==> flow/design.v <==
module AHBDCD(
  input wire [31:0] HADDR,
  output wire HSEL_S0,
  output wire HSEL_S1,
  output wire HSEL_S2,
  output wire HSEL_S3,
  output wire HSEL_S4,
  output wire HSEL_S5,
  output wire HSEL_S6,
  output wire HSEL_S7,
  output wire HSEL_S8,
  output wire HSEL_S9,
  output wire HSEL_NOMAP,
  output reg [3:0] MUX_SEL
    );
reg [15:0] dec;
assign HSEL_S0 = dec[0];    
assign HSEL_S1 = dec[1];    
assign HSEL_S2 = dec[2];    
assign HSEL_S3 = dec[3];    
assign HSEL_S4 = dec[4];    
assign HSEL_S5 = dec[5];    
assign HSEL_S6 = dec[6];    
assign HSEL_S7 = dec[7];    
assign HSEL_S8 = dec[8];    
assign HSEL_S9 = dec[9];    
assign HSEL_NOMAP = dec[15];  
always@*
begin
  case(HADDR[31:24])
    8'h00: 						 
      begin
        dec = 16'b0000_0000_00000001;
        MUX_SEL = 4'b0000;
      end
    8'h50: 						 
      begin
        dec = 16'b0000_0000_0000_0010;
        MUX_SEL = 4'b0001;
      end
    8'h51: 						 
      begin
        dec =16'b0000_0000_0000_0100;
        MUX_SEL = 4'b0010;
      end   
    8'h52:  					 
      begin
        dec = 16'b0000_0000_0000_1000;
        MUX_SEL = 4'b0011;
      end
    8'h53: 						 
      begin
        dec = 16'b0000_0000_0001_0000;
        MUX_SEL = 4'b0100;
      end
    8'h54:						 
      begin
        dec = 16'b0000_0000_0010_0000;
        MUX_SEL = 4'b0101;
      end
    8'h55:						 
      begin
        dec = 16'b0000_0000_0100_0000;
        MUX_SEL = 4'b0110;
      end
    8'h56:						 
      begin
        dec = 16'b0000_0000_1000_0000;
        MUX_SEL = 4'b0111;
      end
    8'h57: 						 
      begin
        dec = 16'b0000_0001_0000_0000;
        MUX_SEL = 4'b1000;
      end
    8'h58:						 
      begin
        dec = 16'b0000_0010_0000_0000;
        MUX_SEL = 4'b1001;
      end
    default:  
      begin
        dec = 16'b1000_0000_00000000;
        MUX_SEL = 4'b1111;
      end
  endcase
end
endmodule
module AHBMUX(
  input wire HCLK,
  input wire HRESETn,
  input wire [3:0] MUX_SEL,
  input wire [31:0] HRDATA_S0,		
  input wire [31:0] HRDATA_S1,
  input wire [31:0] HRDATA_S2,
  input wire [31:0] HRDATA_S3,
  input wire [31:0] HRDATA_S4,
  input wire [31:0] HRDATA_S5,
  input wire [31:0] HRDATA_S6,
  input wire [31:0] HRDATA_S7,
  input wire [31:0] HRDATA_S8,
  input wire [31:0] HRDATA_S9,
  input wire [31:0] HRDATA_NOMAP,
  input wire HREADYOUT_S0,
  input wire HREADYOUT_S1,
  input wire HREADYOUT_S2,
  input wire HREADYOUT_S3,
  input wire HREADYOUT_S4,
  input wire HREADYOUT_S5,
  input wire HREADYOUT_S6,
  input wire HREADYOUT_S7,
  input wire HREADYOUT_S8,
  input wire HREADYOUT_S9,
  input wire HREADYOUT_NOMAP,
  output reg HREADY,
  output reg [31:0] HRDATA
);
  reg [3:0] APHASE_MUX_SEL;			 
  always@ (posedge HCLK or negedge HRESETn)
  begin
    if(!HRESETn)
      APHASE_MUX_SEL <= 4'h0;
    else if(HREADY)						 
      APHASE_MUX_SEL <= MUX_SEL;
  end
  always@*
  begin
    case(APHASE_MUX_SEL)
      4'b0000: begin						 
        HRDATA = HRDATA_S0;
        HREADY = HREADYOUT_S0;
      end
      4'b0001: begin
        HRDATA = HRDATA_S1;
        HREADY = HREADYOUT_S1;
      end
      4'b0010: begin
        HRDATA = HRDATA_S2;
        HREADY = HREADYOUT_S2;
      end
      4'b0011: begin
        HRDATA = HRDATA_S3;
        HREADY = HREADYOUT_S3;
      end
      4'b0100: begin
        HRDATA = HRDATA_S4;
        HREADY = HREADYOUT_S4;
      end
      4'b0101: begin
        HRDATA = HRDATA_S5;
        HREADY = HREADYOUT_S5;
      end
      4'b0110: begin
        HRDATA = HRDATA_S6;
        HREADY = HREADYOUT_S6;
      end
      4'b0111: begin
        HRDATA = HRDATA_S7;
        HREADY = HREADYOUT_S7;
      end
      4'b1000: begin
        HRDATA = HRDATA_S8;
        HREADY = HREADYOUT_S8;
      end
      4'b1001: begin
        HRDATA = HRDATA_S9;
        HREADY = HREADYOUT_S9;
      end
      default: begin            
        HRDATA = HRDATA_NOMAP;
        HREADY = HREADYOUT_NOMAP;
      end
    endcase
  end
endmodule
module BAUDGEN
(
  input wire clk,
  input wire resetn,
  input wire write_enable,
  input wire [15:0] divisor,
  output wire baudtick
);
reg [21:0] count_reg;
wire [21:0] count_next;
reg [15:0] count_div;
always @ (posedge clk, negedge resetn)
  begin
    if(!resetn) begin
      count_reg <= 0;
      count_div <= 16'd162;
    end 
    else if (write_enable) begin
      count_div <= (divisor == 16'd326) ? {16'd326} :
                   (divisor == 16'd162) ? {16'd162} :
                   (divisor == 16'd81) ?  {16'd81} :
                   (divisor == 16'd54) ?  {16'd54} :
                   (divisor == 16'd27) ?  {16'd27} :
                                          {16'd162} ;
      count_reg  <= 0;
    end                                         
    else
      count_reg <= count_next;
end
assign count_next = ((count_reg == count_div) ? 0 : count_reg + 1'b1);
assign baudtick = ((count_reg == count_div) ? 1'b1 : 1'b0);
endmodule
module FIFO #(parameter DWIDTH=8, AWIDTH=1)
(
  input wire clk,
  input wire resetn,
  input wire rd,
  input wire wr,
  input wire [DWIDTH-1:0] w_data,
  output wire empty,
  output wire full,
  output wire [DWIDTH-1:0] r_data
);
  reg [DWIDTH-1:0] array_reg [2**AWIDTH-1:0];
  reg [AWIDTH-1:0] w_ptr_reg;
  reg [AWIDTH-1:0] w_ptr_next;
  reg [AWIDTH-1:0] w_ptr_succ;
  reg [AWIDTH-1:0] r_ptr_reg;
  reg [AWIDTH-1:0] r_ptr_next;
  reg [AWIDTH-1:0] r_ptr_succ;
  reg full_reg;
  reg empty_reg;
  reg full_next;
  reg empty_next;
  wire w_en;
  always @ (posedge clk)
    if(w_en)
    begin
      array_reg[w_ptr_reg] <= w_data;
    end
  assign r_data = array_reg[r_ptr_reg];   
  assign w_en = wr & ~full_reg;           
  always @ (posedge clk, negedge resetn)
  begin
    if(!resetn)
      begin
        w_ptr_reg <= 0;
        r_ptr_reg <= 0;
        full_reg <= 1'b0;
        empty_reg <= 1'b1;
      end
    else
      begin
        w_ptr_reg <= w_ptr_next;
        r_ptr_reg <= r_ptr_next;
        full_reg <= full_next;
        empty_reg <= empty_next;
      end
  end
  always @*
  begin
    w_ptr_succ = w_ptr_reg + 1;
    r_ptr_succ = r_ptr_reg + 1;
    w_ptr_next = w_ptr_reg;
    r_ptr_next = r_ptr_reg;
    full_next = full_reg;
    empty_next = empty_reg;
    case({w_en,rd})
      2'b01:
        if(~empty_reg)
          begin
            r_ptr_next = r_ptr_succ;
            full_next = 1'b0;
            if (r_ptr_succ == w_ptr_reg)
              empty_next = 1'b1;
          end
      2'b10:
        if(~full_reg)
          begin
            w_ptr_next = w_ptr_succ;
            empty_next = 1'b0;
            if (w_ptr_succ == r_ptr_reg)
              full_next = 1'b1;
          end
      2'b11:
        begin
          w_ptr_next = w_ptr_succ;
          r_ptr_next = r_ptr_succ;
        end
    endcase
  end
  assign full = full_reg;
  assign empty = empty_reg;
endmodule
module UART_TX(
  input wire clk,
  input wire resetn,
  input wire tx_start,        
  input wire b_tick,           
  input wire [7:0] d_in,       
  input wire parity_en,
  input wire parity_odd,
  output reg tx_done,          
  output wire tx               
  );
  localparam [2:0] idle_st   = 3'b000;
  localparam [2:0] start_st  = 3'b001;
  localparam [2:0] data_st   = 3'b010;
  localparam [2:0] parity_st = 3'b011;
  localparam [2:0] stop_st   = 3'b100;
  reg [2:0] current_state;
  reg [2:0] next_state;
  reg [3:0] b_reg;           
  reg [3:0] b_next;
  reg [2:0] count_reg;       
  reg [2:0] count_next;
  reg [7:0] data_reg;        
  reg [7:0] data_next;
  reg tx_reg;                
  reg tx_next;
  reg parity_reg;
  reg parity_next;
  always @(posedge clk, negedge resetn)
  begin
    if(!resetn)
      begin
        current_state <= idle_st;
        b_reg <= 0;
        count_reg <= 0;
        data_reg <= 0;
        tx_reg <= 1'b1;
        parity_reg <= 1'b0;
      end
    else
      begin
        current_state <= next_state;
        b_reg <= b_next;
        count_reg <= count_next;
        data_reg <= data_next;
        tx_reg <= tx_next;
        parity_reg <= parity_next;
      end
  end
  always @*
  begin
    next_state = current_state;
    tx_done = 1'b0;
    b_next = b_reg;
    count_next = count_reg;
    data_next = data_reg;
    tx_next = tx_reg;
    parity_next = parity_reg;
    case(current_state)
      idle_st:
      begin
        tx_next = 1'b1;
        if(tx_start)
        begin
          next_state = start_st;
          b_next = 0;
          data_next = d_in;
          parity_next = parity_en ? (parity_odd ? ~(^d_in) : ^d_in) : 1'b0;
        end
      end
      start_st:  
      begin
        tx_next = 1'b0;
        if(b_tick)
          if(b_reg==15)
            begin
              next_state = data_st;
              b_next = 0;
              count_next = 0;
            end
          else
            b_next = b_reg + 1;
      end
      data_st:  
      begin
        tx_next = data_reg[0];
        if(b_tick)
          if(b_reg == 15)
            begin
              b_next = 0;
              data_next = data_reg >> 1;
              if(count_reg == 7)     
                next_state = parity_en ? parity_st : stop_st;
              else
                count_next = count_reg + 1;
            end
          else
            b_next = b_reg + 1;
      end
      parity_st:  
      begin
        tx_next = parity_reg;
        if(b_tick)
          if(b_reg == 15)
            begin
              next_state = stop_st;
              b_next = 0;
            end
          else
            b_next = b_reg + 1;
      end
      stop_st:  
      begin
        tx_next = 1'b1;
        if(b_tick)
          if(b_reg == 15)    
            begin
              next_state = idle_st;
              tx_done = 1'b1;
            end
          else
            b_next = b_reg + 1;
      end
    endcase
  end
  assign tx = tx_reg;
endmodule
module UART_RX(
  input wire clk,
  input wire resetn,
  input wire b_tick,         
  input wire rx,             
  input wire parity_en,
  input wire parity_odd,
  output reg parity_err,
  output reg rx_done,        
  output wire [7:0] dout     
  );
  localparam [2:0] idle_st   = 3'b000;
  localparam [2:0] start_st  = 3'b001;
  localparam [2:0] data_st   = 3'b010;
  localparam [2:0] parity_st = 3'b011;
  localparam [2:0] stop_st   = 3'b100;
  reg [2:0] current_state;
  reg [2:0] next_state;
  reg [3:0] b_reg;  
  reg [3:0] b_next;
  reg [2:0] count_reg;  
  reg [2:0] count_next;
  reg [7:0] data_reg;  
  reg [7:0] data_next;
  reg parity_err_next;
  always @ (posedge clk, negedge resetn)
  begin
    if(!resetn)
      begin
        current_state <= idle_st;
        b_reg <= 0;
        count_reg <= 0;
        data_reg <=0;
        parity_err <= 1'b0;
      end
    else
      begin
        current_state <= next_state;
        b_reg <= b_next;
        count_reg <= count_next;
        data_reg <= data_next;
        parity_err <= parity_err_next;
      end
  end
  always @*
  begin
    next_state = current_state;
    b_next = b_reg;
    count_next = count_reg;
    data_next = data_reg;
    rx_done = 1'b0;
    parity_err_next = parity_err;
    case(current_state)
      idle_st:
        if(~rx)
          begin
            next_state = start_st;
            b_next = 0;
          end
      start_st:
        if(b_tick)
          if(b_reg == 7)
            begin
              next_state = data_st;
              b_next = 0;
              count_next = 0;
            end
          else
            b_next = b_reg + 1'b1;
      data_st:
        if(b_tick)
          if(b_reg == 15)
            begin
              b_next = 0;
              data_next = {rx, data_reg [7:1]};
              if(count_next == 7)  
                next_state = parity_en ? parity_st : stop_st;
              else
                count_next = count_reg + 1'b1;
            end
          else
            b_next = b_reg + 1;
      parity_st:
        if (b_tick)
          if (b_reg == 15)
            begin
              b_next = 0;
              if (parity_odd)
              begin
                if (rx == ^data_reg)  
                  parity_err_next = 1'b1;
                else
                  parity_err_next = 1'b0;
              end 
              else
              begin
                if (rx == ^data_reg)
                  parity_err_next = 1'b0;
                else
                  parity_err_next = 1'b1;
              end
              next_state = stop_st;
            end 
          else 
            b_next = b_reg + 1;
      stop_st:
        if(b_tick)
          if(b_reg == 15)  
            begin
              next_state = idle_st;
              rx_done = 1'b1;
            end
          else
           b_next = b_reg + 1;
    endcase
  end
  assign dout = data_reg;
endmodule
module AHBUART(
  input wire         HCLK,
  input wire         HRESETn,
  input wire  [31:0] HADDR,
  input wire  [1:0]  HTRANS,
  input wire  [31:0] HWDATA,
  input wire         HWRITE,
  input wire         HREADY,
  output wire        HREADYOUT,
  output wire [31:0] HRDATA,
  input wire         HSEL,
  input wire         RsRx,   
  output wire        RsTx,   
  output wire uart_irq   
);
  localparam DATA_ADDR = 8'h00;
  localparam BAUD_ADDR = 8'h04;
  localparam PARITY_ADDR = 8'h08;
  localparam STATUS_ADDR = 8'h0C;
  wire [7:0] uart_wdata;  
  wire [7:0] uart_rdata;
  wire uart_wr;
  wire uart_rd;
  wire [7:0] tx_data;
  wire [7:0] rx_data;
  wire [7:0] status;
  wire tx_full;
  wire tx_empty;
  wire rx_full;
  wire rx_empty;
  wire tx_done;
  wire rx_done;
  wire b_tick;
  reg [1:0] last_HTRANS;
  reg [31:0] last_HADDR;
  reg last_HWRITE;
  reg last_HSEL;
  reg [15:0] BAUD_DIVISOR;
  reg w_baudgen;
  reg [7:0] PARITY_REGISTER;
  wire uart_parity_err;
  always@ (posedge HCLK)
  begin
    if(HREADY)
    begin
      last_HTRANS <= HTRANS;
      last_HWRITE <= HWRITE;
      last_HSEL <= HSEL;
      last_HADDR <= HADDR;
    end
  end
  assign HREADYOUT = ~tx_full;
  assign uart_wr = last_HTRANS[1] & last_HWRITE & last_HSEL & (last_HADDR[7:0]==8'h00);
  assign uart_rd = last_HTRANS[1] & ~last_HWRITE & last_HSEL & (last_HADDR[7:0]==8'h00);
  always @(posedge HCLK, negedge HRESETn)
  begin
    if(!HRESETn)
      begin
        BAUD_DIVISOR <= 16'd326;  
        PARITY_REGISTER <= 16'd0;
        w_baudgen <= 1'b0;
      end
    else if(last_HTRANS[1] & last_HWRITE & last_HSEL &  last_HADDR[7:0] == BAUD_ADDR & HREADYOUT)
      begin
        BAUD_DIVISOR <= HWDATA[15:0];
        w_baudgen <= 1'b1;
      end
    else if(last_HTRANS[1] & last_HWRITE & last_HSEL &  last_HADDR[7:0] == PARITY_ADDR)
      begin
        PARITY_REGISTER <= HWDATA[15:0];
      end
    else
      begin
        w_baudgen <= 1'b0;
      end
  end
  assign uart_wdata = HWDATA[7:0];
  assign HRDATA = (last_HADDR[7:0] == DATA_ADDR) ? {24'h000000, uart_rdata} :
                  (last_HADDR[7:0] == BAUD_ADDR) ? {16'h0000, BAUD_DIVISOR} :
                  (last_HADDR[7:0] == PARITY_ADDR) ? {16'h0000, PARITY_REGISTER} :
                  (last_HADDR[7:0] == STATUS_ADDR) ? {24'h000000, status} :
                  32'h00000000;
  assign status = {5'b00000, tx_full, rx_empty, uart_parity_err};  
  assign uart_irq = ~rx_empty; 
  BAUDGEN uBAUDGEN(
    .clk(HCLK),
    .resetn(HRESETn),
    .write_enable(w_baudgen),
    .divisor(BAUD_DIVISOR),
    .baudtick(b_tick)
  );
  FIFO  
   #(.DWIDTH(8), .AWIDTH(4))
	uFIFO_TX 
  (
    .clk(HCLK),
    .resetn(HRESETn),
    .rd(tx_done),
    .wr(uart_wr),
    .w_data(uart_wdata[7:0]),
    .empty(tx_empty),
    .full(tx_full),
    .r_data(tx_data[7:0])
  );
  FIFO 
   #(.DWIDTH(8), .AWIDTH(4))
	uFIFO_RX(
    .clk(HCLK),
    .resetn(HRESETn),
    .rd(uart_rd),
    .wr(rx_done),
    .w_data(rx_data[7:0]),
    .empty(rx_empty),
    .full(rx_full),
    .r_data(uart_rdata[7:0])
  );
  UART_RX uUART_RX(
    .clk(HCLK),
    .resetn(HRESETn),
    .b_tick(b_tick),
    .rx(RsRx),
    .parity_en(PARITY_REGISTER[1]),
    .parity_odd(PARITY_REGISTER[0]),
    .parity_err(uart_parity_err),
    .rx_done(rx_done),
    .dout(rx_data[7:0])
  );
  UART_TX uUART_TX(
    .clk(HCLK),
    .resetn(HRESETn),
    .tx_start(!tx_empty),
    .b_tick(b_tick),
    .d_in(tx_data[7:0]),
    .parity_en(PARITY_REGISTER[1]),
    .parity_odd(PARITY_REGISTER[0]),
    .tx_done(tx_done),
    .tx(RsTx)
  );
endmodule
module prescaler(
  input wire inclk,
  input wire resetn,
  output wire outclk
    );
reg [3:0] counter;
always @(posedge inclk, negedge resetn)
  if (!resetn)
    counter <= 4'b0000;
  else
    counter <= counter + 1'b1;
assign outclk = counter == 4'b1111;
endmodule
module AHBTIMER(
	input wire HCLK,
	input wire HRESETn,
  input wire [31:0] HADDR,
  input wire [31:0] HWDATA,
  input wire [1:0] HTRANS,
  input wire HWRITE,
  input wire HSEL,
  input wire HREADY,
  input wire capture_event,
  output wire [31:0] HRDATA,
	output wire HREADYOUT,
	output wire PWM_OUT,
  output reg timer_irq
);
  localparam [7:0] LDADDR = 8'h00;    
  localparam [7:0] VALADDR = 8'h04;   
  localparam [7:0] CTLADDR = 8'h08;   
  localparam [7:0] CLRADDR = 8'h0C;   
  localparam [7:0] CMPADDR = 8'h10;
  localparam [7:0] CAPTADDR = 8'h14; 
  localparam [2:0] FREE_RUN = 3'b000;
  localparam [2:0] PERIODIC = 3'b001;
  localparam [2:0] COMPARE  = 3'b010;
  localparam [2:0] PWM      = 3'b011;
  localparam [2:0] CAPTURE  = 3'b100;
  localparam st_idle = 1'b0;
  localparam st_count = 1'b1;
  reg current_state;
  reg next_state;
  reg [31:0] value_next;
  reg timer_irq_next;
  reg t_out_next;
  reg [31:0] cap_val_next;
  reg last_HWRITE;
  reg [31:0] last_HADDR;
  reg last_HSEL;
  reg [1:0] last_HTRANS;
  reg [4:0] control;
  reg [31:0] load;
  reg clear;
  reg [31:0] value;
  reg [31:0] cmp_val;
  reg [31:0] cap_val;
  reg t_out;
  wire enable;
  wire [2:0] mode;
  wire clk16;        
  wire timerclk;
  prescaler uprescaler16(
    .inclk(HCLK),
    .resetn(HRESETn),
    .outclk(clk16)
  );
  assign HREADYOUT = 1'b1;  
  always @(posedge HCLK)
    if(HREADY)
      begin
        last_HWRITE <= HWRITE;
        last_HSEL <= HSEL;
        last_HADDR <= HADDR;
        last_HTRANS <= HTRANS;
      end
  assign timerclk = ((control[4]) ? clk16 : 1'b1);   
  assign enable = control[0];
  assign mode = (control[3:1] == FREE_RUN) ? FREE_RUN :
                (control[3:1] == PERIODIC) ? PERIODIC :
                (control[3:1] == COMPARE)  ? COMPARE  :
                (control[3:1] == PWM)      ? PWM      :
                (control[3:1] == CAPTURE)  ? CAPTURE  :
                FREE_RUN;
  always @(posedge HCLK, negedge HRESETn)
    if(!HRESETn)
      control <= 5'b00000;
    else if(last_HWRITE & last_HSEL & last_HTRANS[1])
      if(last_HADDR[7:0] == CTLADDR)
        control <= HWDATA[4:0];
  always @(posedge HCLK, negedge HRESETn)
    if(!HRESETn)
      load <= 32'h0000_0000;
    else if(last_HWRITE & last_HSEL & last_HTRANS[1])
      if(last_HADDR[7:0] == LDADDR)
        load <= HWDATA;
  always @(posedge HCLK, negedge HRESETn)
    if(!HRESETn)
      cmp_val <= 32'h0000_0000;
    else if(last_HWRITE & last_HSEL & last_HTRANS[1])
      if(last_HADDR[7:0] == CMPADDR)
        cmp_val <= HWDATA;
  always @(posedge HCLK, negedge HRESETn)
    if(!HRESETn)
      clear <= 1'b0;
    else if(last_HWRITE & last_HSEL & last_HTRANS[1])
      if(last_HADDR[7:0] == CLRADDR)
        clear <= HWDATA[0];
  always @(posedge HCLK, negedge HRESETn)
    if(!HRESETn)
      timer_irq <= 1'b0;
    else
      timer_irq <= timer_irq_next;
  always @(posedge HCLK, negedge HRESETn)
    if(!HRESETn)
      begin
        current_state <= st_idle;
        value <= 32'h0000_0000;
        t_out <= 1'b1;
        cap_val <= 32'h0000_0000;
      end
    else
      begin
        value <= value_next;
        current_state <= next_state;
        t_out <= t_out_next;
        cap_val <= cap_val_next;
      end
  always @*
  begin
    next_state = current_state;
    value_next = value;
    t_out_next = t_out;
    cap_val_next = cap_val;
    timer_irq_next = (clear) ? 0 : timer_irq;
    case(current_state)
      st_idle:
        if(enable && timerclk)
            begin
              value_next = load;
              next_state = st_count;
              t_out_next = 1'b1;
            end
      st_count:
        if(enable && timerclk)
        begin
          case(mode)
            FREE_RUN: begin
                        if (value == 32'h0000_0000)
                          begin
                            timer_irq_next = 1;
                          end
                        value_next = value - 1;
                      end
            PERIODIC: begin
                        if (value == 32'h0000_0000)
                          begin
                            timer_irq_next = 1;
                            value_next = load;
                          end
                        else
                          value_next = value - 1;
                      end
            COMPARE: begin
                        if (value == cmp_val)
                          begin
                            timer_irq_next = 1;
                            value_next = load;
                          end
                        else
                          value_next = value - 1;
                      end
            PWM: begin
                   if (value == cmp_val)
                     begin
                       timer_irq_next = 1;
                       t_out_next = 1'b0;
                       value_next = value - 1;
                     end
                    else if (value == 32'h0000_0000)
                      begin
                        timer_irq_next = 1;
                        t_out_next = 1'b1;
                        value_next = load;
                      end
                   else
                     value_next = value - 1;
                 end
            CAPTURE: begin
                 if(capture_event)
                   begin
                     cap_val_next = value;
                     timer_irq_next = 1;
                   end
                   value_next = value - 1;
                end
            default: begin
                       value_next = value - 1;
                     end
          endcase
        end
    endcase
  end
  assign HRDATA = (last_HADDR[7:0] == LDADDR) ? load :
                  (last_HADDR[7:0] == VALADDR) ? value :
                  (last_HADDR[7:0] == CTLADDR) ? control :
                  (last_HADDR[7:0] == CMPADDR) ? cmp_val :
                  (last_HADDR[7:0] == CAPTADDR) ? cap_val :
                   32'h0000_0000;
  assign PWM_OUT = t_out;
endmodule
module AHBGPIO(
  input wire HCLK,
  input wire HRESETn,
  input wire [31:0] HADDR,
  input wire [1:0] HTRANS,
  input wire [31:0] HWDATA,
  input wire HWRITE,
  input wire HSEL,
  input wire HREADY,
  input wire [15:0] GPIOIN,
  output wire HREADYOUT,
  output wire [31:0] HRDATA,
  output wire [15:0] GPIOOUT,
  output wire gpio_irq   
  );
  localparam [7:0] gpio_data_addr = 8'h00;
  localparam [7:0] gpio_dir_addr  = 8'h04;
  localparam [7:0] gpio_mask_addr = 8'h08;
  reg [15:0] gpio_dataout;
  reg [15:0] gpio_datain;
  reg [15:0] gpio_dir;
  reg [15:0] gpio_data_next;
  reg [15:0] gpio_mask;
  reg [31:0] last_HADDR;
  reg [1:0] last_HTRANS;
  reg last_HWRITE;
  reg last_HSEL;
  integer i;
  assign HREADYOUT = 1'b1;
  always @(posedge HCLK)
  begin
    if(HREADY)
    begin
      last_HADDR <= HADDR;
      last_HTRANS <= HTRANS;
      last_HWRITE <= HWRITE;
      last_HSEL <= HSEL;
    end
  end
  always @(posedge HCLK, negedge HRESETn)
  begin
    if(!HRESETn)
    begin
      gpio_mask <= 16'h0000;
    end
    else if ((last_HADDR[7:0] == gpio_mask_addr) & last_HSEL & last_HWRITE & last_HTRANS[1])
      gpio_mask <= HWDATA[15:0];
  end
  always @(posedge HCLK, negedge HRESETn)
  begin
    if(!HRESETn)
    begin
      gpio_dir <= 16'h0000;
    end
    else if ((last_HADDR[7:0] == gpio_dir_addr) & last_HSEL & last_HWRITE & last_HTRANS[1])
      gpio_dir <= HWDATA[15:0];
  end
  always @(posedge HCLK, negedge HRESETn)
  begin
    if(!HRESETn)
    begin
      gpio_dataout <= 16'h0000;
    end
    else if ((last_HADDR[7:0] == gpio_data_addr) & last_HSEL & last_HWRITE & last_HTRANS[1])
      gpio_dataout <= ((gpio_dataout & ~(gpio_mask & gpio_dir)) | (HWDATA[15:0] & (gpio_mask & gpio_dir)));
  end
  always @(posedge HCLK, negedge HRESETn)
  begin
    if (!HRESETn)
      gpio_datain <= 16'h0000;
    else begin
      for(i=0; i<16; i=i+1)
      begin
        if(gpio_dir[i] == 1'b1)
          gpio_datain[i] <= gpio_dataout[i];
        else
          gpio_datain[i] <= GPIOIN[i];
      end
    end
  end  
  reg [15:0] prev_GPIOIN;
  reg        gpio_irq_reg;
  always @(posedge HCLK, negedge HRESETn)
  begin
    if (!HRESETn) begin
      prev_GPIOIN  <= 16'h0000;
      gpio_irq_reg <= 1'b0;
    end
    else begin
      if ((GPIOIN & ~gpio_dir) != (prev_GPIOIN & ~gpio_dir))
        gpio_irq_reg <= 1'b1;
      else
        gpio_irq_reg <= 1'b0;
      prev_GPIOIN <= GPIOIN;
    end
  end
  assign gpio_irq = gpio_irq_reg;
  assign HRDATA[31:16] = 16'h0000;
  assign HRDATA[15:0] = gpio_datain;  
  assign GPIOOUT = gpio_dataout;
endmodule
module AHB7SEGDEC(
  input wire HCLK,
  input wire HRESETn,
  input wire [31:0] HADDR,
  input wire [31:0] HWDATA,
  input wire [1:0] HTRANS,
  input wire HWRITE,
  input wire HSEL,
  input wire HREADY,
  output [31:0] HRDATA,
  output HREADYOUT,
  output [6:0] seg,
  output [3:0] an,
  output dp
  );
  localparam [7:0] DIGIT1_ADDR = 4'h0;
  localparam [7:0] DIGIT2_ADDR = 4'h4;
  localparam [7:0] DIGIT3_ADDR = 4'h8;
  localparam [7:0] DIGIT4_ADDR = 4'hC;
  localparam [7:0] DISP_ADDR = 8'h10;
  reg last_HWRITE;
  reg [31:0] last_HADDR;
  reg last_HSEL;
  reg [1:0] last_HTRANS;
  reg [7:0] DIGIT1;
  reg [7:0] DIGIT2;
  reg [7:0] DIGIT3; 
  reg [7:0] DIGIT4;
  reg DISP;
  assign HREADYOUT = 1'b1;  
  always @(posedge HCLK)
    if(HREADY)
      begin
        last_HWRITE <= HWRITE;
        last_HSEL <= HSEL;
        last_HADDR <= HADDR;
        last_HTRANS <= HTRANS;
      end
  always @(posedge HCLK, negedge HRESETn)
  begin
    if(!HRESETn)
	 begin
      DIGIT1 <= 7'b0_0101;
		DIGIT2 <= 7'b0_1110;
		DIGIT3 <= 7'b0_0000;
		DIGIT4 <= 7'b0_0001;
        DISP <= 1'b0;
	 end
    else if(last_HWRITE & last_HSEL & last_HTRANS[1])
	 begin
		if(last_HADDR[7:0] == DIGIT1_ADDR)
        	DIGIT1 <= HWDATA[7:0];
		else if(last_HADDR[7:0] == DIGIT2_ADDR)
			DIGIT2 <= HWDATA[7:0];
		else if(last_HADDR[7:0] == DIGIT3_ADDR)
			DIGIT3 <= HWDATA[7:0];
		else if(last_HADDR[7:0] == DIGIT4_ADDR)
			DIGIT4 <= HWDATA[7:0];
    else if(last_HADDR[7:0] == DISP_ADDR)
			DISP <= HWDATA[7:0];
	  end
	end
  assign HRDATA = (last_HADDR[7:0] == DIGIT1_ADDR) ? {24'h000_0000,DIGIT1} :
                  (last_HADDR[7:0] == DIGIT2_ADDR) ? {24'h000_0000,DIGIT2} :
                  (last_HADDR[7:0] == DIGIT3_ADDR) ? {24'h000_0000,DIGIT3} :
                  (last_HADDR[7:0] == DIGIT4_ADDR) ? {24'h000_0000,DIGIT4} :
                  (last_HADDR[7:0] == DISP_ADDR)   ? {31'h000_0000,DISP}   :
                   32'h0000_0000;
  reg [31:0] counter;
  reg [3:0] ring;
  wire [7:0] code;
  wire [6:0] seg_out;
  assign seg = ~seg_out;
  assign an = ~ring;
  always @(posedge HCLK or negedge HRESETn)
  begin
	if(!HRESETn)
		counter <= 32'h0000_0000;
	else
		counter <= counter + 1'b1;
  end
  always @(posedge HCLK or negedge HRESETn)
  begin
	if(!HRESETn)
		ring <= 4'b0001;
	else if (counter[15:0] == 16'h7FFF)
		ring <= {ring[2:0],ring[3]};
  end
  assign code =
	(ring == 4'b0001) ? DIGIT1[7:0] :
	(ring == 4'b0010) ? DIGIT2[7:0] :
	(ring == 4'b0100) ? DIGIT3[7:0] :
	(ring == 4'b1000) ? DIGIT4[7:0] :
		4'b1110;
	assign dp = ~code[7];
parameter A      = 7'b0000001;
parameter B      = 7'b0000010;
parameter C      = 7'b0000100;
parameter D      = 7'b0001000;
parameter E      = 7'b0010000;
parameter F      = 7'b0100000;
parameter G      = 7'b1000000;
wire [6:0] hex_decoded;
assign hex_decoded =
    (code[6:0] == 7'h0) ? (A|B|C|D|E|F) :
    (code[6:0] == 7'h1) ? (B|C) :
    (code[6:0] == 7'h2) ? (A|B|G|E|D) :
    (code[6:0] == 7'h3) ? (A|B|C|D|G) :
    (code[6:0] == 7'h4) ? (F|B|G|C) :
    (code[6:0] == 7'h5) ? (A|F|G|C|D) : 
    (code[6:0] == 7'h6) ? (A|F|G|C|D|E) :
    (code[6:0] == 7'h7) ? (A|B|C) :
    (code[6:0] == 7'h8) ? (A|B|C|D|E|F|G) :
    (code[6:0] == 7'h9) ? (A|B|C|D|F|G) :
    (code[6:0] == 7'ha) ? (A|F|B|G|E|C) :
    (code[6:0] == 7'hb) ? (F|G|C|D|E) :
    (code[6:0] == 7'hc) ? (A|F|E|D) :
    (code[6:0] == 7'hd) ? (B|C|D|E|G) :
    (code[6:0] == 7'he) ? (A|F|G|E|D) :
    (code[6:0] == 7'hf) ? (A|F|G|E) : 7'b000_0000;
wire [6:0] decimal_decoded;
assign decimal_decoded =
    (code[6:0] == 7'h0) ? (A|B|C|D|E|F) :
    (code[6:0] == 7'h1) ? (B|C) :
    (code[6:0] == 7'h2) ? (A|B|G|E|D) :
    (code[6:0] == 7'h3) ? (A|B|C|D|G) :
    (code[6:0] == 7'h4) ? (F|B|G|C) :
    (code[6:0] == 7'h5) ? (A|F|G|C|D) :
    (code[6:0] == 7'h6) ? (A|F|G|C|D|E) :
    (code[6:0] == 7'h7) ? (A|B|C) :
    (code[6:0] == 7'h8) ? (A|B|C|D|E|F|G) :
    (code[6:0] == 7'h9) ? (A|B|C|D|F|G) :
    7'b000_0000;    
assign seg_out = (DISP) ? decimal_decoded : hex_decoded;
endmodule
module AHBPERIPH(
  input  wire        HCLK,
  input  wire        HRESETn,
  input  wire [31:0] HADDR,
  input  wire [1:0]  HTRANS,
  input  wire        HWRITE,
  input  wire [31:0] HWDATA,
  output wire [31:0] HRDATA,
  output wire        HREADY,
  input  wire        RsRx,
  output wire        RsTx,
  input  wire        capture_event,
  output wire        PWM_OUT,
  input  wire [15:0] GPIOIN,
  output wire [15:0] GPIOOUT,
  output wire [6:0]  seg,
  output wire        dp,
  output wire [3:0]  an,
  output wire        uart_irq,
  output wire        timer_irq,
  output wire        gpio_irq
);
  wire [3:0]  mux_sel;
  wire        hsel_uart, hsel_timer, hsel_gpio, hsel_7seg;
  wire [31:0] hrdata_uart, hrdata_timer, hrdata_gpio, hrdata_7seg;
  wire        hready_uart, hready_timer, hready_gpio, hready_7seg;
  AHBDCD uAHBDCD (
    .HADDR(HADDR),
    .HSEL_S0(),
    .HSEL_S1(),
    .HSEL_S2(hsel_uart),
    .HSEL_S3(hsel_timer),
    .HSEL_S4(hsel_gpio),
    .HSEL_S5(hsel_7seg),
    .HSEL_S6(),
    .HSEL_S7(),
    .HSEL_S8(),
    .HSEL_S9(),
    .HSEL_NOMAP(),
    .MUX_SEL(mux_sel)
  );
  AHBMUX uAHBMUX (
    .HCLK(HCLK),
    .HRESETn(HRESETn),
    .MUX_SEL(mux_sel),
    .HRDATA_S0(32'h0000_0000),
    .HRDATA_S1(32'h0000_0000),
    .HRDATA_S2(hrdata_uart),
    .HRDATA_S3(hrdata_timer),
    .HRDATA_S4(hrdata_gpio),
    .HRDATA_S5(hrdata_7seg),
    .HRDATA_S6(32'h0000_0000),
    .HRDATA_S7(32'h0000_0000),
    .HRDATA_S8(32'h0000_0000),
    .HRDATA_S9(32'h0000_0000),
    .HRDATA_NOMAP(32'hDEADBEEF),
    .HREADYOUT_S0(1'b1),
    .HREADYOUT_S1(1'b1),
    .HREADYOUT_S2(hready_uart),
    .HREADYOUT_S3(hready_timer),
    .HREADYOUT_S4(hready_gpio),
    .HREADYOUT_S5(hready_7seg),
    .HREADYOUT_S6(1'b1),
    .HREADYOUT_S7(1'b1),
    .HREADYOUT_S8(1'b1),
    .HREADYOUT_S9(1'b1),
    .HREADYOUT_NOMAP(1'b1),
    .HRDATA(HRDATA),
    .HREADY(HREADY)
  );
  AHBUART uAHBUART (
    .HCLK(HCLK),
    .HRESETn(HRESETn),
    .HADDR(HADDR),
    .HTRANS(HTRANS),
    .HWDATA(HWDATA),
    .HWRITE(HWRITE),
    .HREADY(HREADY),
    .HREADYOUT(hready_uart),
    .HRDATA(hrdata_uart),
    .HSEL(hsel_uart),
    .RsRx(RsRx),
    .RsTx(RsTx),
    .uart_irq(uart_irq)
  );
  AHB7SEGDEC uAHB7SEGDEC (
    .HCLK(HCLK),
    .HRESETn(HRESETn),
    .HADDR(HADDR),
    .HTRANS(HTRANS),
    .HWDATA(HWDATA),
    .HWRITE(HWRITE),
    .HREADY(HREADY),
    .HREADYOUT(hready_7seg),
    .HRDATA(hrdata_7seg),
    .HSEL(hsel_7seg),
    .seg(seg),
    .an(an),
    .dp(dp)
  );
  AHBTIMER uAHBTIMER (
    .HCLK(HCLK),
    .HRESETn(HRESETn),
    .HADDR(HADDR),
    .HTRANS(HTRANS),
    .HWDATA(HWDATA),
    .HWRITE(HWRITE),
    .HREADY(HREADY),
    .HREADYOUT(hready_timer),
    .HRDATA(hrdata_timer),
    .PWM_OUT(PWM_OUT),
    .HSEL(hsel_timer),
    .capture_event(capture_event),
    .timer_irq(timer_irq)
  );
  AHBGPIO uAHBGPIO (
    .HCLK(HCLK),
    .HRESETn(HRESETn),
    .HADDR(HADDR),
    .HWRITE(HWRITE),
    .HWDATA(HWDATA),
    .HTRANS(HTRANS),
    .HSEL(hsel_gpio),
    .HREADY(HREADY),
    .GPIOIN(GPIOIN),
    .HREADYOUT(hready_gpio),
    .HRDATA(hrdata_gpio),
    .GPIOOUT(GPIOOUT),
    .gpio_irq(gpio_irq)
  );
endmodule
Step by step through the tools: AHBPERIPH. What the tools print for AHBPERIPH, step after step. Line numbers count from 1 in the design file above. Cell names lack the library's common part. Not given: -

Top: AHBPERIPH. Clock input: HCLK. Cell library: sky130hd. Library corner: tt_025C_1v80.

After elaboration. Yosys after proc, flatten, opt, wreduce and memory -nomap, before mapping. Memory bits, and registers merged into a memory's read port (data or address), are not among the register bits. Print and check cells are not counted. Memory sizes are those after Yosys's memory passes, which may raise the word count (mostly to a power of two), join words into wider ones and drop unused or constant bits.

The figure for register bits after elaboration is 432. The entry for bits in writable memories reads 256. Memory cells: 2. Under input port bits stands 87. The entry for output and inout port bits reads 66. Under elaborated cells stands 500.

The figure for $add $sub $neg is 13. The figure for equal/unequal tests is 121. The figure for mux-type cells is 202. The figure for bitwise operators is 47. Under reduce/logical cells stands 60.

Memories: uAHBUART.uFIFO_RX.array_reg (words 16, bits a word 8, read ports 1, wr ports 1, line 219) `reg [DWIDTH-1:0] array_reg [2**AWIDTH-1:0];`; uAHBUART.uFIFO_TX.array_reg (words 16, bits a word 8, read ports 1, wr ports 1, line 219).

Operator list (count): 32-bit two-way mux (21); 7-bit two-way mux (27); 32-bit case mux with 5-bit select (1); 3-bit two-way mux (35); 8-bit two-way mux (13); 32-bit case mux with 3-bit select (1); 16-bit bitwise AND (5); 8-bit by 7-bit == test with 1-bit output with constant B (9); 4-bit two-way mux (18); 32-bit case mux with 2-bit select (1); 6-bit case mux with 10-bit select (1); 1-bit two-way mux (60); 7-bit by 4-bit == test with 1-bit output with constant B (8); 2-bit != test with constant B (24); 22-bit two-way mux (2); 4-bit case mux with 10-bit select (1); 16-bit inverter (2); 2-bit AND reduction (16); 32-bit by 1-bit adder with 32-bit output with constant B (1); 32-bit by 1-bit subtractor with 32-bit output with constant B (1); 32-bit == test (1); 32-bit logical NOT (1); 4-bit by 1-bit adder with 4-bit output with constant B (8); 4-bit case mux with 2-bit select (4); 3-bit case mux with 5-bit select (2); 7-bit by 3-bit == test with 1-bit output with constant B (4); 1-bit bitwise AND (24); 2-bit by 1-bit != test with 1-bit output with constant B (12).

Not listed: further kinds 55, cells in them 140.

Logic depth. Longest topological path by Yosys (ltp), each cell counted once; first at word level (registers and memories cut), then after technology mapping (sequential cells cut; the memories' decode and read muxes count).

The figure for depth in word-level cells is 24. The figure for ABC_AREA is 0. The entry for depth in mapped cells reads 11. Depth with buffers taken out: 10.

Netlist. Yosys stat after the flow's synthesis: flattened, memories mapped to cells. It holds for the ABC_AREA given above (unset counts as 0); a run with the other value may have another netlist.

Cell count: 2299. Under synthesis area stands 30412.9 sq um. Area of sequential cells: 18268.8 sq um. The figure for mapped flip-flops is 675. The figure for buffer cells is 133.

Cell types: dfrtp_1 (count 384, total area 9.61E+03 sq um); edfxtp_1 (count 270, total area 8.11E+03 sq um); mux2_2 (count 224, total area 2.52E+03 sq um); mux4_2 (count 76, total area 1.71E+03 sq um); xnor2_1 (count 115, total area 1.01E+03 sq um); o21ai_0 (count 116, total area 580.557 sq um); nand2_1 (count 149, total area 559.286 sq um); dfstp_2 (count 21, total area 551.779 sq um); nor2_1 (count 125, total area 469.2 sq um); a22oi_1 (count 52, total area 390.374 sq um); clkbuf_1 (count 100, total area 375.36 sq um); mux2i_1 (count 33, total area 330.317 sq um); nand3_1 (count 59, total area 295.283 sq um); a21oi_1 (count 56, total area 280.269 sq um); nor3_1 (count 53, total area 265.254 sq um); ha_1 (count 21, total area 262.752 sq um); a22o_1 (count 25, total area 218.96 sq um); inv_1 (count 58, total area 217.709 sq um).

Not listed: further types 54, cells in them 362. By module: a second synthesis without flattening, with its own total; a netlist apart from the flattened one above.

The entry for cells (unflattened synthesis) reads 2983. Under area (unflattened synthesis) stands 36092.1 sq um.

Each row is one instance without its submodules.

Modules: FIFO (times used 2, cells 308, area 5634.2 sq um, seq. area 4095.2 sq um); AHBTIMER (times used 1, cells 749, area 7978.9 sq um, seq. area 3759.9 sq um); AHBGPIO (times used 1, cells 230, area 3656.0 sq um, seq. area 2357.3 sq um); AHBMUX (times used 1, cells 519, area 3557.2 sq um, seq. area 100.1 sq um); AHB7SEGDEC (times used 1, cells 293, area 3394.5 sq um, seq. area 1665.3 sq um); AHBUART (times used 1, cells 135, area 1825.5 sq um, seq. area 960.9 sq um); BAUDGEN (times used 1, cells 176, area 1686.6 sq um, seq. area 779.5 sq um); UART_TX (times used 1, cells 113, area 1208.7 sq um, seq. area 553.0 sq um); UART_RX (times used 1, cells 101, area 1097.3 sq um, seq. area 526.8 sq um); AHBDCD (times used 1, cells 39, area 265.3 sq um, seq. area 0.0 sq um); prescaler (times used 1, cells 10, area 146.4 sq um, seq. area 100.1 sq um); AHBPERIPH (times used 1, cells 2, area 7.5 sq um, seq. area 0.0 sq um).

Path before layout. Source: OpenSTA report_checks on the synthesized netlist (no wires, ideal clock, input and output delay 20% of the period each), path of least setup slack; recovery checks are left aside. Register names are those of the netlist, which keeps one name where synthesis merged equal registers.

Path type: register to output. From: reg (name not given). To: out HRDATA[3]. The entry for clock period reads 10.0 ns. For output delay the number is 2.000 ns. Under launch time at the first pin stands 0.000 ns. The entry for arrival time reads 2.446 ns. For required time the number is 8.000 ns. Under slack stands 5.554 ns. For path delay the number is 2.446 ns. Stages on the path: 8. For buffers on the path the number is 2. Synthesis period reached: 4.446 ns.

"path delay" is the arrival time less input delay plus setup time. At an output port there is no setup time. "stages on the path" counts driving pins, that of a launching flip-flop among them; a cell with two outputs on the path counts twice. "synthesis period reached" is the clock period less the worst setup slack; recovery checks do not enter. This is arithmetic on one report: input and output delays are still those of the set period (20% each). The rows between start and end are the longest chain of elaborated cells between them; the timing report does not say that the signal goes this way. Where chains are equally long, one stands for them. A line is the first line of the expression or statement that the cell stems from. Yosys adds cells for indexed reads and writes and turns some case tables into memories.

Cells stage by stage: edfxtp_1 > nor4_1 > nand3_1 > nor2_1 > clkbuf_1 > clkbuf_1 > a21oi_1 > o31ai_1. Under cells in the longest elaborated chain stands 7. The entry for elaborated cells on any way between the ends reads 19. Those cells by class: eq/ne: 5; mux: 13; reduce/logical: 1.

RTL lines, path post-synthesis: 8-bit by 5-bit == test with 1-bit output (line 881) `(last_HADDR[7:0] == CAPTADDR) ? cap_val :`; 32-bit two-way mux (line 881); 32-bit two-way mux (line 880) `(last_HADDR[7:0] == CMPADDR) ? cmp_val :`; 32-bit two-way mux (line 879) `(last_HADDR[7:0] == CTLADDR) ? control :`; 32-bit two-way mux (line 878) `(last_HADDR[7:0] == VALADDR) ? value :`; 32-bit two-way mux (line 877) `assign HRDATA = (last_HADDR[7:0] == LDADDR) ? load :`; 32-bit case mux with 5-bit select (line 128) `case(APHASE_MUX_SEL)`; end, declared (line 1128) `output wire [31:0] HRDATA,`.

Path in the finished layout. Path of least setup slack in the final report of run 1 (OpenROAD, finished layout, wires in). Where an end is a register, its clock arrival counts in the times.

Path type: register to output. From: reg uAHBUART.uFIFO_RX.r_ptr_reg[0]. To: out HRDATA[4]. The entry for clock period reads 5.47 ns. For output delay the number is 1.09 ns. Under launch time at the first pin stands 0.62 ns. The entry for arrival time reads 3.08 ns. For required time the number is 4.38 ns. Under slack stands 1.30 ns. Stages on the path: 8. For buffers on the path the number is 2.

The rows between start and end are the longest chain of elaborated cells between them; the timing report does not say that the signal goes this way. Where chains are equally long, one stands for them. A memory read counts as a cell of the chain, while the word-level depth stops at memories.

Cells stage by stage: dfrtp_2 > clkbuf_16 > mux4_2 > mux4_2 > nor2_2 > nor3_2 > a211o_1 > buf_2. Under cells in the longest elaborated chain stands 3. The entry for elaborated cells on any way between the ends reads 3. The figure for source lines of those cells is 3. Those cells by class: mux: 2; memory: 1.

RTL lines, path after layout: start, declared (line 223) `reg [AWIDTH-1:0] r_ptr_reg;`; start, assigned (line 243) `r_ptr_reg <= 0;`; start, assigned (line 250) `r_ptr_reg <= r_ptr_next;`; memory 16 x 8 bit (line 219) `reg [DWIDTH-1:0] array_reg [2**AWIDTH-1:0];`; 32-bit two-way mux (line 612) `assign HRDATA = (last_HADDR[7:0] == DATA_ADDR) ? {24'h000000, uart_rdata} :`; 32-bit case mux with 5-bit select (line 128) `case(APHASE_MUX_SEL)`; end, declared (line 1128) `output wire [31:0] HRDATA,`.

Ticket comment

Flow measurements of AHBPERIPH on sky130hd: 6 stored runs with different settings, listed in no order. Input and output delays are each 20% of the period that was set; the output load is 0.01 pF. "period reached" is the run's clock period less its worst setup slack. It is reckoned from that one timing run; input and output delays stay at 20% of the period that was set. "overall power" rests on the timing tool's default activity at the inputs, not on a simulated workload.

Run 1 has these settings: CAP_MARGIN 30; CORE_ASPECT_RATIO 0.54; CORE_MARGIN 2; CORE_UTILIZATION 32; CTS_CLUSTER_DIAMETER 303; CTS_CLUSTER_SIZE 45; GPL_ROUTABILITY_DRIVEN 1; GPL_TIMING_DRIVEN 0; MAX_ROUTING_LAYER met5; MIN_ROUTING_LAYER met1; PLACE_DENSITY_LB_ADDON 0.15; SETUP_SLACK_MARGIN 1.46; SLEW_MARGIN 30; TNS_END_PERCENT 50; period_ns 5.47. For the utilization of the finished layout the run shows 38.0%. The measured area inside the die boundary is 97641.6 sq um. The overall power reads 0.008854 W. The period reached comes to 4.173 ns. For the setup slack of the worst path the run shows 1.297 ns. The post-route setup TNS reads 0.000 ns. The measured standard-cell area after routing is 35934.5 sq um. The measured synthesized cell area is 30412.9 sq um.

Run 2 has these settings: CELL_PAD_IN_SITES_DETAIL_PLACEMENT 1; CORE_MARGIN 4; CORE_UTILIZATION 33; CTS_CLUSTER_DIAMETER 67; GPL_ROUTABILITY_DRIVEN 1; HOLD_SLACK_MARGIN 0.07; PLACE_DENSITY_LB_ADDON 0.01; TNS_END_PERCENT 25; period_ns 11.6; CAP_MARGIN 20; SLEW_MARGIN 20. For the utilization of the finished layout the run shows 39.2%. For the setup slack of the worst path the run shows 4.588 ns. The post-route setup TNS reads 0.000 ns. The measured synthesized cell area is 30412.9 sq um. The overall power reads 0.0057 W. The measured standard-cell area after routing is 35886.9 sq um. The measured area inside the die boundary is 97082.1 sq um. The period reached comes to 7.012 ns.

Run 3 has these settings: CORE_MARGIN 3; CORE_UTILIZATION 33; CTS_CLUSTER_DIAMETER 67; GPL_ROUTABILITY_DRIVEN 1; HOLD_SLACK_MARGIN 0.07; PLACE_DENSITY_LB_ADDON 0.01; TNS_END_PERCENT 25; period_ns 10.0; CAP_MARGIN 20; SLEW_MARGIN 20. The measured synthesized cell area is 30412.9 sq um. The period reached comes to 6.514 ns. The overall power reads 0.006472 W. For the utilization of the finished layout the run shows 39.4%. The measured area inside the die boundary is 95839.8 sq um. The measured standard-cell area after routing is 35718.0 sq um. The post-route setup TNS reads 0.000 ns. For the setup slack of the worst path the run shows 3.486 ns.

Run 4 has these settings: CORE_ASPECT_RATIO 1.86; CORE_MARGIN 2; CORE_UTILIZATION 32; CTS_CLUSTER_DIAMETER 303; CTS_CLUSTER_SIZE 45; GPL_ROUTABILITY_DRIVEN 1; GPL_TIMING_DRIVEN 0; HOLD_SLACK_MARGIN 0.17; MAX_ROUTING_LAYER met5; MIN_ROUTING_LAYER met1; PLACE_DENSITY_LB_ADDON 0.15; SETUP_SLACK_MARGIN 1.46; SLEW_MARGIN 30; TNS_END_PERCENT 50; period_ns 5.47; CAP_MARGIN 20. The measured area inside the die boundary is 97641.5 sq um. The measured synthesized cell area is 30412.9 sq um. The measured standard-cell area after routing is 35519.1 sq um. The period reached comes to 4.113 ns. For the setup slack of the worst path the run shows 1.357 ns. The overall power reads 0.008762 W. For the utilization of the finished layout the run shows 37.6%. The post-route setup TNS reads 0.000 ns.

Run 5 has these settings: CORE_ASPECT_RATIO 1.86; CORE_MARGIN 6; CORE_UTILIZATION 32; CTS_CLUSTER_DIAMETER 303; CTS_CLUSTER_SIZE 99; HOLD_SLACK_MARGIN 0.17; MAX_ROUTING_LAYER met4; PLACE_DENSITY_LB_ADDON 0.15; SETUP_SLACK_MARGIN 1.02; SLEW_MARGIN 20; TNS_END_PERCENT 35; period_ns 5.43; CAP_MARGIN 20. The period reached comes to 4.416 ns. The measured standard-cell area after routing is 34366.7 sq um. For the setup slack of the worst path the run shows 1.014 ns. The overall power reads 0.008456 W. The post-route setup TNS reads 0.000 ns. The measured synthesized cell area is 30412.9 sq um. The measured area inside the die boundary is 102941.0 sq um. For the utilization of the finished layout the run shows 36.6%.

Run 6 has these settings: CORE_ASPECT_RATIO 1.86; CORE_MARGIN 2; CORE_UTILIZATION 32; CTS_CLUSTER_DIAMETER 303; CTS_CLUSTER_SIZE 87; GPL_TIMING_DRIVEN 1; HOLD_SLACK_MARGIN 0.17; MAX_ROUTING_LAYER met5; MIN_ROUTING_LAYER met2; PLACE_DENSITY_LB_ADDON 0.15; SETUP_SLACK_MARGIN 1.46; SLEW_MARGIN 15; TNS_END_PERCENT 50; period_ns 6.41; CAP_MARGIN 20. The measured synthesized cell area is 30412.9 sq um. The overall power reads 0.007266 W. For the setup slack of the worst path the run shows 1.523 ns. For the utilization of the finished layout the run shows 35.9%. The period reached comes to 4.887 ns. The measured area inside the die boundary is 97641.5 sq um. The post-route setup TNS reads 0.000 ns. The measured standard-cell area after routing is 33926.3 sq um.
